==> flow/design.v <==
module chipmunk
	#(parameter addrSize = 12)
	(input clk,
	 input reset,
	 input [addrSize-1:0] startPC,
	 input [7:0] dataBus,
	 output [7:0] dataBusWrite,
	 output reg [addrSize-1:0] addrBus,
	 output weMem,
	 output done);
	reg [7:0] aReg;               
	reg [7:0] xReg;               
	reg [7:0] yReg;               
	reg [5:0] spReg;              
	reg [addrSize-1:0] pcReg;     
	reg [addrSize-1:0] pcRegAlt;  
	reg [addrSize-1:0] eaReg;     
	reg [7:0] dataReg;            
	wire [7:0] dataRegPlus = dataReg+1;  
	reg cFlagReg, zFlagReg, nFlagReg;
	reg [5:0] opcode;             
	reg [1:0] parameter_size;     
	reg [3:0] state;              
	reg finished;                 
	reg [7:0] dataBusOutput;        
	reg [3:0] nextState;            
	wire [7:0] addSubResult;        
	wire addSubCarryOut;
	wire [7:0] shifterResult;       
	wire shifterCarry;
	wire [7:0] bitOperationResult;  
	wire OpLoadA         = opcode[5:1] == 5'b00000;
	wire OpLoadX         = opcode[5:1] == 5'b00001;
	wire OpLoadY         = opcode[5:1] == 5'b00010;
	wire OpIncDecMem     = opcode[5:2] == 4'b0111 && opcode[0];
	wire OpRolRorMem     = (opcode == 6'b011001 || opcode == 6'b011011);
	wire OpIncDec        = opcode[5:1] == 5'b10101;
	wire OpInxDex        = opcode[5:1] == 5'b10110;
	wire OpInyDey        = opcode[5:1] == 5'b10111;
	wire OpSta           = opcode == 6'b100001;
	wire OpStx           = opcode == 6'b100011;
	wire OpSty           = opcode == 6'b100101;
	wire OpLdaY          = opcode == 6'b101000;
	wire OpStaY          = opcode == 6'b101001;
	wire OpIndexY        = opcode[5:1] == 5'b10100;  
	wire OpSetCarryFlag  = opcode[5:1] == 5'b00011;
	wire OpUseAdder      = opcode[5:3] == 3'b001;
	wire OpUseBitOp      = opcode[5:2] == 4'b0100;
	wire OpUseShifter    = opcode[5:2] == 4'b0110;
	wire OpAdderUseCarry = opcode[5:2] == 4'b0011;
	wire OpCpx           = opcode[5:1] == 5'b01011;
	wire OpCpy           = opcode == 6'b011100;
	wire OpDoCompare     = opcode[5:2] == 4'b0101 || OpCpy;
	wire OpSubtractInstead = OpDoCompare ||                           
	                         (opcode[5:3] == 3'b001 && opcode[1]) ||  
	                         (opcode[5:3] == 3'b101 && opcode[0]);    
	wire aluUseX         = OpCpx || OpInxDex;
	wire aluUseY         = OpCpy || OpInyDey;
	reg OpReadMemory;  
	wire OpReadMemory2   = dataBus[2] && !dataBus[7] && dataBus[7:2] != 6'b000111;  
	wire OpBranch        = opcode[5:3] == 3'b111;  
	wire flagsMatch      = (!opcode[2] && (!opcode[1] || (opcode[0] == nFlagReg)))     
                        || (opcode[2]  && ((!opcode[1] && (opcode[0] == zFlagReg))     
                                         || (opcode[1] && (opcode[0] == cFlagReg))));  
	wire BranchTaken     = OpBranch && flagsMatch;
	always @(posedge clk) begin
		if (!reset)
			finished <= 0;
		else if(state == 4'b0000 && dataBus == 8'h83)  
			finished <= 1;
	end
	always @(posedge clk) begin
		if (!reset)
			state <= 4'b0000;
		else 
			state <= nextState; 
	end
	always @(posedge clk) begin
		if (state == 4'b0000) begin
			opcode <= dataBus[7:2];
			parameter_size <= dataBus[1:0];
			eaReg <= 0;    
			OpReadMemory <= OpReadMemory2;
			dataReg <= (dataBus[7:3] == 5'b10101 || dataBus[7:3] == 5'b10110 || dataBus[7:3] == 5'b10111);
		end else if(state == 4'b0001) begin  
			dataReg <= dataBus;
			eaReg[7:0] <= dataBus;
		end else if(state == 4'b0010 || state == 4'b1111)  
			eaReg[addrSize-1:8] <= dataBus;
		else if(state == 4'b0101)  
			dataReg <= dataBus + (OpIncDecMem ? (opcode[1] ? 8'hff : 8'h01): 0);
		else if (state == 4'b0011 || state == 4'b0100)  
			eaReg <= eaReg + ((state == 4'b0100) ? yReg : xReg);
		else if (state == 4'b0111)  
			eaReg <= {{8{dataReg[7]}}, dataReg[7:0]} + pcReg;
		else if (state == 4'b1110)  
			eaReg[7:0] <= dataBus;
	end
	always @(posedge clk) begin
		if (!reset)
			spReg <= 6'b111111;
		else if (state == 4'b1100 ||
		        (state == 4'b0000 &&
					((dataBus[7:5] == 3'b110 && dataBus[2])  
					|| (dataBus[7:2] == 6'b100111))  
				))
			spReg <= spReg + 1'b1;  
		else if (state == 4'b1000 || state == 4'b1010 || state == 4'b1011)
			spReg <= spReg - 1'b1;  
	end
	wire [7:0] aluLeft = aluUseX ? xReg : (aluUseY ? yReg : aReg);
	assign { addSubCarryOut, addSubResult } = 
		OpAdderUseCarry ? (OpSubtractInstead ?  
			aluLeft + {1'b0, ~dataReg[7:0]} + cFlagReg
			: aluLeft + dataReg + cFlagReg)
		: (OpSubtractInstead ?  
			aluLeft + {1'b0, ~dataReg[7:0]} + 1'b1  
			: aluLeft + dataReg);
	assign bitOperationResult = opcode[1] ? (aReg ^ dataReg) : ~(aReg | dataReg);
	wire [7:0] shifterLeft = opcode[0] ? dataReg : aReg;
	assign shifterResult = opcode[1] ?  
			(shifterLeft >> 1) | ((opcode[0] && cFlagReg) ? 8'b10000000 : 8'b00000000)  
			:(shifterLeft << 1) | ((opcode[0] && cFlagReg) ? 8'b00000001 : 8'b00000000);
	assign shifterCarry = opcode[1] ? shifterLeft[0] : shifterLeft[7];
	always @(posedge clk) begin
		if (state == 4'b0110) begin
			if (OpLoadA || OpLdaY)  
				aReg <= dataReg;
			else if (OpUseAdder || OpIncDec)  
				aReg <= addSubResult;
			else if (OpUseBitOp)  
				aReg <= bitOperationResult;
			else if (OpUseShifter && !opcode[0])  
				aReg <= shifterResult;
			else if (opcode == 6'b100100 || opcode == 6'b100110)  
				aReg <= xReg;
		end else if(state == 4'b1001 && opcode[2:1] == 2'b01)  
			aReg <= dataBus;
	end
	always @(posedge clk) begin
		if (state == 4'b0110) begin
			if (OpLoadX)  
				xReg <= dataReg;
			else if(OpInxDex)  
				xReg <= addSubResult;
			else if (opcode == 6'b100010 || opcode == 6'b100110)  
				xReg <= aReg;
		end else if(state == 4'b1001 && opcode[2:1] == 2'b10)  
			xReg <= dataBus;
	end
	always @(posedge clk) begin
		if (state == 4'b0110) begin
			if (OpLoadY)  
				yReg <= dataReg;
			else if(OpInyDey)  
				yReg <= addSubResult;
		end else if(state == 4'b1001 && opcode[2:1] == 2'b11)  
			yReg <= dataBus;
	end
	always @(posedge clk) begin
		if (state == 4'b0110) begin
			if (OpSetCarryFlag)  
				cFlagReg <= opcode[0];
			else if (OpUseAdder || OpDoCompare || OpIncDec || OpInxDex || OpInyDey) begin  
				nFlagReg <= addSubResult[7];
				zFlagReg <= (addSubResult == 8'b00000000) ? 1 : 0;
				if (OpUseAdder || OpDoCompare)  
					cFlagReg <= addSubCarryOut;
			end else if(OpUseBitOp) begin
				nFlagReg <= bitOperationResult[7];
				zFlagReg <= (bitOperationResult == 8'b00000000) ? 1 : 0;
			end else if(OpUseShifter) begin
				nFlagReg <= shifterResult[7];
				zFlagReg <= (shifterResult == 8'b00000000) ? 1 : 0;
				cFlagReg <= shifterCarry;
			end else if(OpLoadA || OpLoadX || OpLoadY || OpIncDecMem) begin
				nFlagReg <= dataReg[7];
				zFlagReg <= (dataReg == 8'b00000000) ? 1 : 0;
			end
		end else if(state == 4'b1001 && opcode[2:1] == 2'b00)
			{nFlagReg, zFlagReg, cFlagReg} <= dataBus[2:0];
	end
	always @(posedge clk) begin
		if (!reset)
			pcReg <= startPC; 
		else if(state == 4'b0000 || state == 4'b0001 || state == 4'b0010)
			pcReg <= pcReg + 1'b1;
		else if(state == 4'b0110 && BranchTaken) begin
			pcRegAlt <= pcReg;                  
			pcReg <= eaReg;
		end else if(state == 4'b1100) begin
			pcRegAlt[7:0] <= dataBus;           
		end else if(state == 4'b1101) begin
			pcReg <= {pcRegAlt[7:0], dataBus};  
		end
	end
	always @* begin
		case (state)
			4'b0101, 4'b0110:  
				addrBus <= eaReg;
			4'b1000, 4'b1001, 4'b1010, 4'b1011, 4'b1100, 4'b1101: 
				addrBus <= { {(addrSize-9){1'b0}}, 1'b1, 1'b1, 1'b1, spReg };  
			4'b0000, 4'b0001, 4'b0010:  
				addrBus <= pcReg;
			4'b1110:
				addrBus <= {{(addrSize-8){1'b0}}, dataReg};
			4'b1111:
				addrBus <= {{(addrSize-8){1'b0}}, dataRegPlus};
			default:
				addrBus <= {addrSize{1'b0}};
		endcase
	end
	always @* begin
		if (state == 4'b0110 && (OpSta || OpStaY))
			dataBusOutput <= aReg;
		else if (state == 4'b0110 && OpStx)
			dataBusOutput <= xReg;
		else if (state == 4'b0110 && OpSty)
			dataBusOutput <= yReg;
		else if (state == 4'b0110 && OpRolRorMem)  
			dataBusOutput <= shifterResult;
		else if (state == 4'b0110 && OpIncDecMem)  
			dataBusOutput <= dataReg;
		else if (state == 4'b1000)  
			dataBusOutput <= (opcode[2:1] == 2'b00) ? {1'b0, 1'b0, 1'b0, 1'b0, 1'b0, nFlagReg, zFlagReg, cFlagReg} :
			                 (opcode[2:1] == 2'b01) ? aReg :
			                 (opcode[2:1] == 2'b10) ? xReg :
			                 yReg;
		else if (state == 4'b1010)
			dataBusOutput <= pcRegAlt[7:0];
		else if (state == 4'b1011)
			dataBusOutput <= { {(16-addrSize){1'b0}}, pcRegAlt[addrSize-1:8] };
		else
			dataBusOutput <= 8'b00000000;
	end
	wire writeCycle =  ((state == 4'b0110 && (OpSta || OpStx || OpSty || OpStaY || OpIncDecMem || OpRolRorMem)) || state == 4'b1000 || state == 4'b1010 || state == 4'b1011);
	assign weMem = !writeCycle;  
	assign dataBusWrite = dataBusOutput;  
	assign done = finished;
	always @* begin		
		case (state)
			4'b0000:
				nextState = (dataBus[7:2] == 6'b100111) ? 4'b1100 :
					((dataBus[7:5] == 3'b110 && !dataBus[2]) ? 4'b1000 : 
					((dataBus[7:5] == 3'b110 && dataBus[2]) ? 4'b1001 :
					(dataBus[0] || dataBus[1]) ? 4'b0001 :
					(OpReadMemory2 ? 4'b0101 : 4'b0110)));
			4'b0001:
				nextState = parameter_size[1] ? 4'b0010 :   
				           (OpReadMemory ? 4'b0101 :     
				           (OpBranch ? 4'b0111 :          
				           (OpIndexY ? 4'b1110 :                 
				           4'b0110)));                         
			4'b0010:
				nextState = parameter_size[0] ? 4'b0011 :         
				(OpReadMemory ? 4'b0101 :                
				(OpIndexY ? 4'b0100 :                             
				4'b0110));
			4'b0011:
				nextState = OpReadMemory ? 4'b0101 : 4'b0110;
			4'b0101, 4'b0111:               
				nextState = 4'b0110;
			4'b0110:
				nextState = (BranchTaken && opcode[2:0] == 3'b001) ? 4'b1010 : 4'b0000;  
			4'b1011, 4'b1101, 4'b1001, 4'b1000:
				nextState = 4'b0000;
			4'b0100:
				nextState = OpLdaY ? 4'b0101 : 4'b0110;
			4'b1100:
				nextState = 4'b1101;
			4'b1010:
				nextState = 4'b1011;
			4'b1110:  
				nextState = 4'b1111;
			4'b1111:  
				nextState = 4'b0100;
		endcase
	end
endmodule
; ---- Reports on chipmunk
; What the tools print for chipmunk, step after step.
; Line numbers count from 1 in the design file above.
; Operators carry their Yosys type and port widths (W data, S select, Z words).
; Library cell names are shortened.
; Not given: --
[setup]
top = chipmunk
clock_port = clk
library = sky130hd
corner = tt_025C_1v80

; ---- After elaboration
; Counts by Yosys on the flattened word-level netlist (proc, flatten, opt, wreduce; memories kept). Register bits leave out memories and registers merged into their read ports (data or address). Print and check cells are left out. Cells with the same type and inputs are merged into one.
[bits]
in_bits = 22
register_bits = 91
elab_cells = 320
out_inout_bits = 22
[classes]
n_addsub = 12
bitwise = 8
reduce_and_logical = 106
n_eq = 70
mux = 106
[ops]
columns = operator, n
row1 = $mux W8, 47
row2 = $pmux W12 S5, 1
row3 = $mux W12, 5
row4 = $eq A6 B6 Y1 const B, 9
row5 = $mux W4, 13
row6 = $pmux W4 S12, 1
row7 = $logic_or A1 B1 Y1, 40
row8 = $eq A5 B5 Y1 const B, 7
row9 = $eq A4 B3 Y1 const B, 8
row10 = $eq A4 B4 Y1 const B, 8
row11 = $logic_not A8 Y1, 4
row12 = $logic_and A1 B1 Y1, 28
row13 = $mux W1, 27
row14 = $mux W9, 3
row15 = $ne A4 B4 Y1 const B, 5
row16 = $eq A6 B5 Y1 const B, 3
row17 = $add A8 B8 Y9, 2
row18 = $add A9 B1 Y9, 2
row19 = $not A8 Y8, 2
row20 = $reduce_and A3 Y1, 5
row21 = $add A12 B1 Y12 const B, 1
row22 = $add A12 B12 Y12, 1
row23 = $add A12 B8 Y12, 1
row24 = $reduce_bool A2 Y1, 6
row25 = $eq A4 B2 Y1 const B, 3
row26 = $mux W6, 2
row27 = $reduce_and A2 Y1, 5
row28 = $eq A5 B2 Y1 const B, 2
; Other operator kinds: 40; their cells: 61.

; ---- Logic depth
; Depth = most cells in a row (Yosys ltp): at word level without a register or memory, in the mapped netlist without a sequential cell, where the memories' decode and read muxes count.
[depth]
word_depth = 13
ABC_AREA = 0
mapped_depth = 23
depth_no_buf = 20

; ---- After synthesis
; Source: synth_stat.txt of the flow (Yosys; design flattened, memories mapped). It holds for the ABC_AREA given above (unset counts as 0); a run with the other value may have another netlist.
[synth_totals]
stdcells = 1280
seq_area_um2 = 2742.6
buf_cells = 90
ff_cells = 103
mapped_area_um2 = 10352.4
[types]
columns = cell, n, area_total_um2
row1 = edfxtp_1, 68, 2.04E+03
row2 = ha_1, 61, 763.232
row3 = dfxtp_1, 35, 700.672
row4 = mux2i_1, 58, 580.557
row5 = a21oi_1, 93, 465.446
row6 = o21ai_0, 91, 455.437
row7 = nand2_1, 119, 446.678
row8 = xnor2_1, 49, 429.162
row9 = nor2_1, 114, 427.91
row10 = mux2_2, 28, 315.302
row11 = a211oi_1, 34, 255.245
row12 = clkbuf_1, 66, 247.738
row13 = nor3_1, 43, 215.206
row14 = inv_1, 57, 213.955
row15 = nand3_1, 34, 170.163
row16 = a21o_1, 19, 142.637
row17 = nor2b_1, 22, 137.632
row18 = fa_1, 6, 120.115
; Not listed: further types 72, cells in them 283.

; ---- Worst setup path after synthesis
; Source: OpenSTA report_checks on the synthesized netlist (no wires, ideal clock, input and output delay 20% of the period each), path of least setup slack; recovery checks are left aside. Register names are those of the netlist, which keeps one name where synthesis merged equal registers.
[synth_path]
path_kind = reg2reg
start = register opcode[1]
end = register nFlagReg
tclk_ns = 5.0
path_buffers = 4
delay_ns = 4.927
slack_ns = 0.072
stages = 20
arrival_ns = 4.747
t_required_ns = 4.820
launch_ns = 0.000
setup_time_ns = 0.180
period_less_setup_slack_ns = 4.928
; "delay_ns" is the arrival time less input delay plus setup time.
; "stages": output pins that drive a net of the path, with the launching flip-flop's if there is one; two outputs of one cell count as two.
; "period_less_setup_slack_ns" is the clock period less the worst setup slack; recovery checks do not enter. This is arithmetic on one report: input and output delays are still those of the set period (20% each).
; Between the ends stands the longest chain of elaborated cells between them, by number of cells; it is not shown to be the way that was timed. Of several equally long chains one is given.
; Each line given opens the expression or statement behind the cell; cells for indexed reads and writes are added by Yosys, which also makes memories of some case tables.
; A register here has more assigning lines than the two given.
; Ways into the end's enable are left out, as the timed path ends at the data pin.
[synth_via]
path_cell_list = edfxtp_1 > buf_2 > buf_2 > buf_2 > o31ai_1 > and3_1 > clkbuf_1 > mux2i_1 > o21ai_0 > ha_1 > fa_1 > xor2_2 > o2111ai_1 > or4_4 > o31a_1 > nor3_1 > o21ba_1 > or2_1 > mux2_1 > o311ai_1
elab_chain_len = 11
cone_cells = 43
cone_classes = add/sub: 5; eq/ne: 8; mux: 14; reduce/logical: 16
[synth_rtl]
columns = item, line_no
row1 = from (decl), 21  ; reg [5:0] opcode;
row2 = from (assign), 80  ; opcode <= dataBus[7:2];
row3 = $eq A6 B5 Y1, 52  ; wire OpCpy = opcode == 6'b011100;
row4 = $logic_or A1 B1 Y1, 58  ; wire aluUseY = OpCpy || OpInyDey;
row5 = $mux W8 x2, 111  ; wire [7:0] aluLeft = aluUseX ? xReg : (aluUseY ? yReg : aReg);
row6 = $add A8 B8 Y9, 117  ; aluLeft + {1'b0, ~dataReg[7:0]} + 1'b1
row7 = $add A9 B1 Y9, 117
row8 = $mux W9, 116  ; : (OpSubtractInstead ?
row9 = $mux W9, 113  ; OpAdderUseCarry ? (OpSubtractInstead ?
row10 = $mux W1, 164  ; else if (OpUseAdder || OpDoCompare || OpIncDec || OpInxDex || OpInyDey) begin
row11 = $mux W1, 162  ; if (OpSetCarryFlag)
row12 = $mux W1, 161  ; if (state == 4'b0110) begin
row13 = to (assign), 165  ; nFlagReg <= addSubResult[7];
row14 = to (assign), 170  ; nFlagReg <= bitOperationResult[7];
row15 = to (decl), 20  ; reg cFlagReg, zFlagReg, nFlagReg;

; ---- Path in the finished layout
; From the final timing report of flow run 1: the path of least setup slack in the routed layout; clock arrival at registers is part of the times.
[layout_path]
path_kind = reg2reg
start = register opcode[5]
end = register aReg[7]
slack_ns = 0.23
t_required_ns = 4.82
path_buffers = 1
stages = 17
tclk_ns = 4.69
launch_ns = 0.35
arrival_ns = 4.59
setup_time_ns = 0.23
; Between the ends stands the longest chain of elaborated cells between them, by number of cells; it is not shown to be the way that was timed. Of several equally long chains one is given.
; A register here has more assigning lines than the two given.
; Ways into the end's enable are left out, as the timed path ends at the data pin.
[layout_via]
path_cell_list = edfxtp_1 > nand2b_1 > o31ai_1 > and3_4 > mux2i_1 > o21ai_0 > ha_1 > buf_4 > nor3b_1 > o31ai_1 > a211oi_2 > o22ai_1 > or2_2 > mux2i_2 > o21ai_1 > nor2b_1 > a31o_1
elab_chain_len = 11
cone_cells = 42
cone_classes = add/sub: 5; eq/ne: 14; mux: 11; reduce/logical: 12
[layout_rtl]
columns = item, line_no
row1 = from (decl), 21  ; reg [5:0] opcode;
row2 = from (assign), 80  ; opcode <= dataBus[7:2];
row3 = $eq A6 B5 Y1, 52  ; wire OpCpy = opcode == 6'b011100;
row4 = $logic_or A1 B1 Y1, 58  ; wire aluUseY = OpCpy || OpInyDey;
row5 = $mux W8 x2, 111  ; wire [7:0] aluLeft = aluUseX ? xReg : (aluUseY ? yReg : aReg);
row6 = $add A8 B8 Y9, 117  ; aluLeft + {1'b0, ~dataReg[7:0]} + 1'b1
row7 = $add A9 B1 Y9, 117
row8 = $mux W9, 116  ; : (OpSubtractInstead ?
row9 = $mux W9, 113  ; OpAdderUseCarry ? (OpSubtractInstead ?
row10 = $mux W8, 129  ; else if (OpUseAdder || OpIncDec)
row11 = $mux W8, 127  ; if (OpLoadA || OpLdaY)
row12 = $mux W8, 126  ; if (state == 4'b0110) begin
row13 = to (assign), 128  ; aReg <= dataReg;
row14 = to (assign), 130  ; aReg <= addSubResult;
row15 = to (decl), 11  ; reg [7:0] aReg;

Appendix: measured runs

Module chipmunk, platform sky130hd: 3 stored runs of the flow (Yosys, OpenROAD) with differing settings, in no particular order. Input and output delays are each 20% of the period that was set; the output load is 0.01 pF.
By "achieved_clock_period_ns" is meant the clock period of the run minus its worst setup slack. This is arithmetic on one report: input and output delays are still those of the set period (20% each).
"critical_path_time_ns" = time allowed to the worst setup path (clock period - input delay - output delay, where it has them) - its slack; a late launch clock adds to it, a late capture clock takes from it.
"power_total_uw" rests on the timing tool's default activity at the inputs, not on a simulated workload.

# flow run 1
==> flow/run.sh <==
#!/bin/bash
# the make line also repeats the synthesis and layout settings of config.mk as NAME=value (left out here)
make -C /OpenROAD-flow-scripts/flow DESIGN_CONFIG=/design/flow/config.mk WORK_HOME=/design/flow/orfs CLKGATE_MAP_FILE= finish
==> flow/config.mk <==
export PLATFORM = sky130hd
export DESIGN_NAME = chipmunk
export DESIGN_NICKNAME = chipmunk
export VERILOG_FILES = /design/flow/design.v
export SDC_FILE = /design/flow/constraint.sdc
export NUM_CORES = 4
export LEC_CHECK = 0
export CAP_MARGIN = 20
export CORE_MARGIN = 2
export CORE_UTILIZATION = 40
export SLEW_MARGIN = 20
==> flow/constraint.sdc <==
create_clock -name core_clock -period 4.69 [get_ports {clk}]
set_input_delay 0.9380 -clock core_clock [delete_from_list [all_inputs] [get_ports {clk}]]
set_output_delay 0.9380 -clock core_clock [all_outputs]
set_load 0.01 [all_outputs]

==> flow run 1: results <==
ys_area_um2=10352.4
finalCellArea_um2=11818.8
utilization_frac=0.467
power_total_uw=3355
worst_hold_slack_ns=0.484
final_setup_tns_ns=0.000
die_um2=27183.8
critical_path_time_ns=4.46
worst_setup_path_type="reg2reg"
achieved_clock_period_ns=4.456
fin_ws_ns=0.234

# flow run 2
==> flow/run.sh <==
#!/bin/bash
# the make line also repeats the synthesis and layout settings of config.mk as NAME=value (left out here)
make -C /OpenROAD-flow-scripts/flow DESIGN_CONFIG=/design/flow/config.mk WORK_HOME=/design/flow/orfs CLKGATE_MAP_FILE= finish
==> flow/config.mk <==
export PLATFORM = sky130hd
export DESIGN_NAME = chipmunk
export DESIGN_NICKNAME = chipmunk
export VERILOG_FILES = /design/flow/design.v
export SDC_FILE = /design/flow/constraint.sdc
export NUM_CORES = 4
export LEC_CHECK = 0
export CAP_MARGIN = 20
export CELL_PAD_IN_SITES_DETAIL_PLACEMENT = 1
export CELL_PAD_IN_SITES_GLOBAL_PLACEMENT = 3
export CORE_ASPECT_RATIO = 1.1
export CORE_MARGIN = 8
export CORE_UTILIZATION = 40
export CTS_CLUSTER_SIZE = 58
export GPL_ROUTABILITY_DRIVEN = 0
export GPL_TIMING_DRIVEN = 0
export MAX_ROUTING_LAYER = met4
export PLACE_DENSITY = 0.78
export SETUP_SLACK_MARGIN = 0.03
export SLEW_MARGIN = 20
==> flow/constraint.sdc <==
create_clock -name core_clock -period 5.0 [get_ports {clk}]
set_input_delay 1.0000 -clock core_clock [delete_from_list [all_inputs] [get_ports {clk}]]
set_output_delay 1.0000 -clock core_clock [all_outputs]
set_load 0.01 [all_outputs]

==> flow run 2: results <==
ys_area_um2=10352.4
finalCellArea_um2=12070.3
utilization_frac=0.476
power_total_uw=3352
worst_hold_slack_ns=0.507
final_setup_tns_ns=0.000
die_um2=31291.4
critical_path_time_ns=4.90
worst_setup_path_type="reg2reg"
achieved_clock_period_ns=4.903
fin_ws_ns=0.097

# flow run 3
==> flow/run.sh <==
#!/bin/bash
# the make line also repeats the synthesis and layout settings of config.mk as NAME=value (left out here)
make -C /OpenROAD-flow-scripts/flow DESIGN_CONFIG=/design/flow/config.mk WORK_HOME=/design/flow/orfs CLKGATE_MAP_FILE= finish
==> flow/config.mk <==
export PLATFORM = sky130hd
export DESIGN_NAME = chipmunk
export DESIGN_NICKNAME = chipmunk
export VERILOG_FILES = /design/flow/design.v
export SDC_FILE = /design/flow/constraint.sdc
export NUM_CORES = 4
export LEC_CHECK = 0
export CAP_MARGIN = 20
export CORE_MARGIN = 2
export CORE_UTILIZATION = 40
export SLEW_MARGIN = 20
==> flow/constraint.sdc <==
create_clock -name core_clock -period 5.36 [get_ports {clk}]
set_input_delay 1.0720 -clock core_clock [delete_from_list [all_inputs] [get_ports {clk}]]
set_output_delay 1.0720 -clock core_clock [all_outputs]
set_load 0.01 [all_outputs]

==> flow run 3: results <==
ys_area_um2=10352.4
finalCellArea_um2=11492.3
utilization_frac=0.454
power_total_uw=2892
worst_hold_slack_ns=0.509
final_setup_tns_ns=0.000
die_um2=27183.8
critical_path_time_ns=3.92
worst_setup_path_type="reg2out"
achieved_clock_period_ns=4.994
fin_ws_ns=0.366
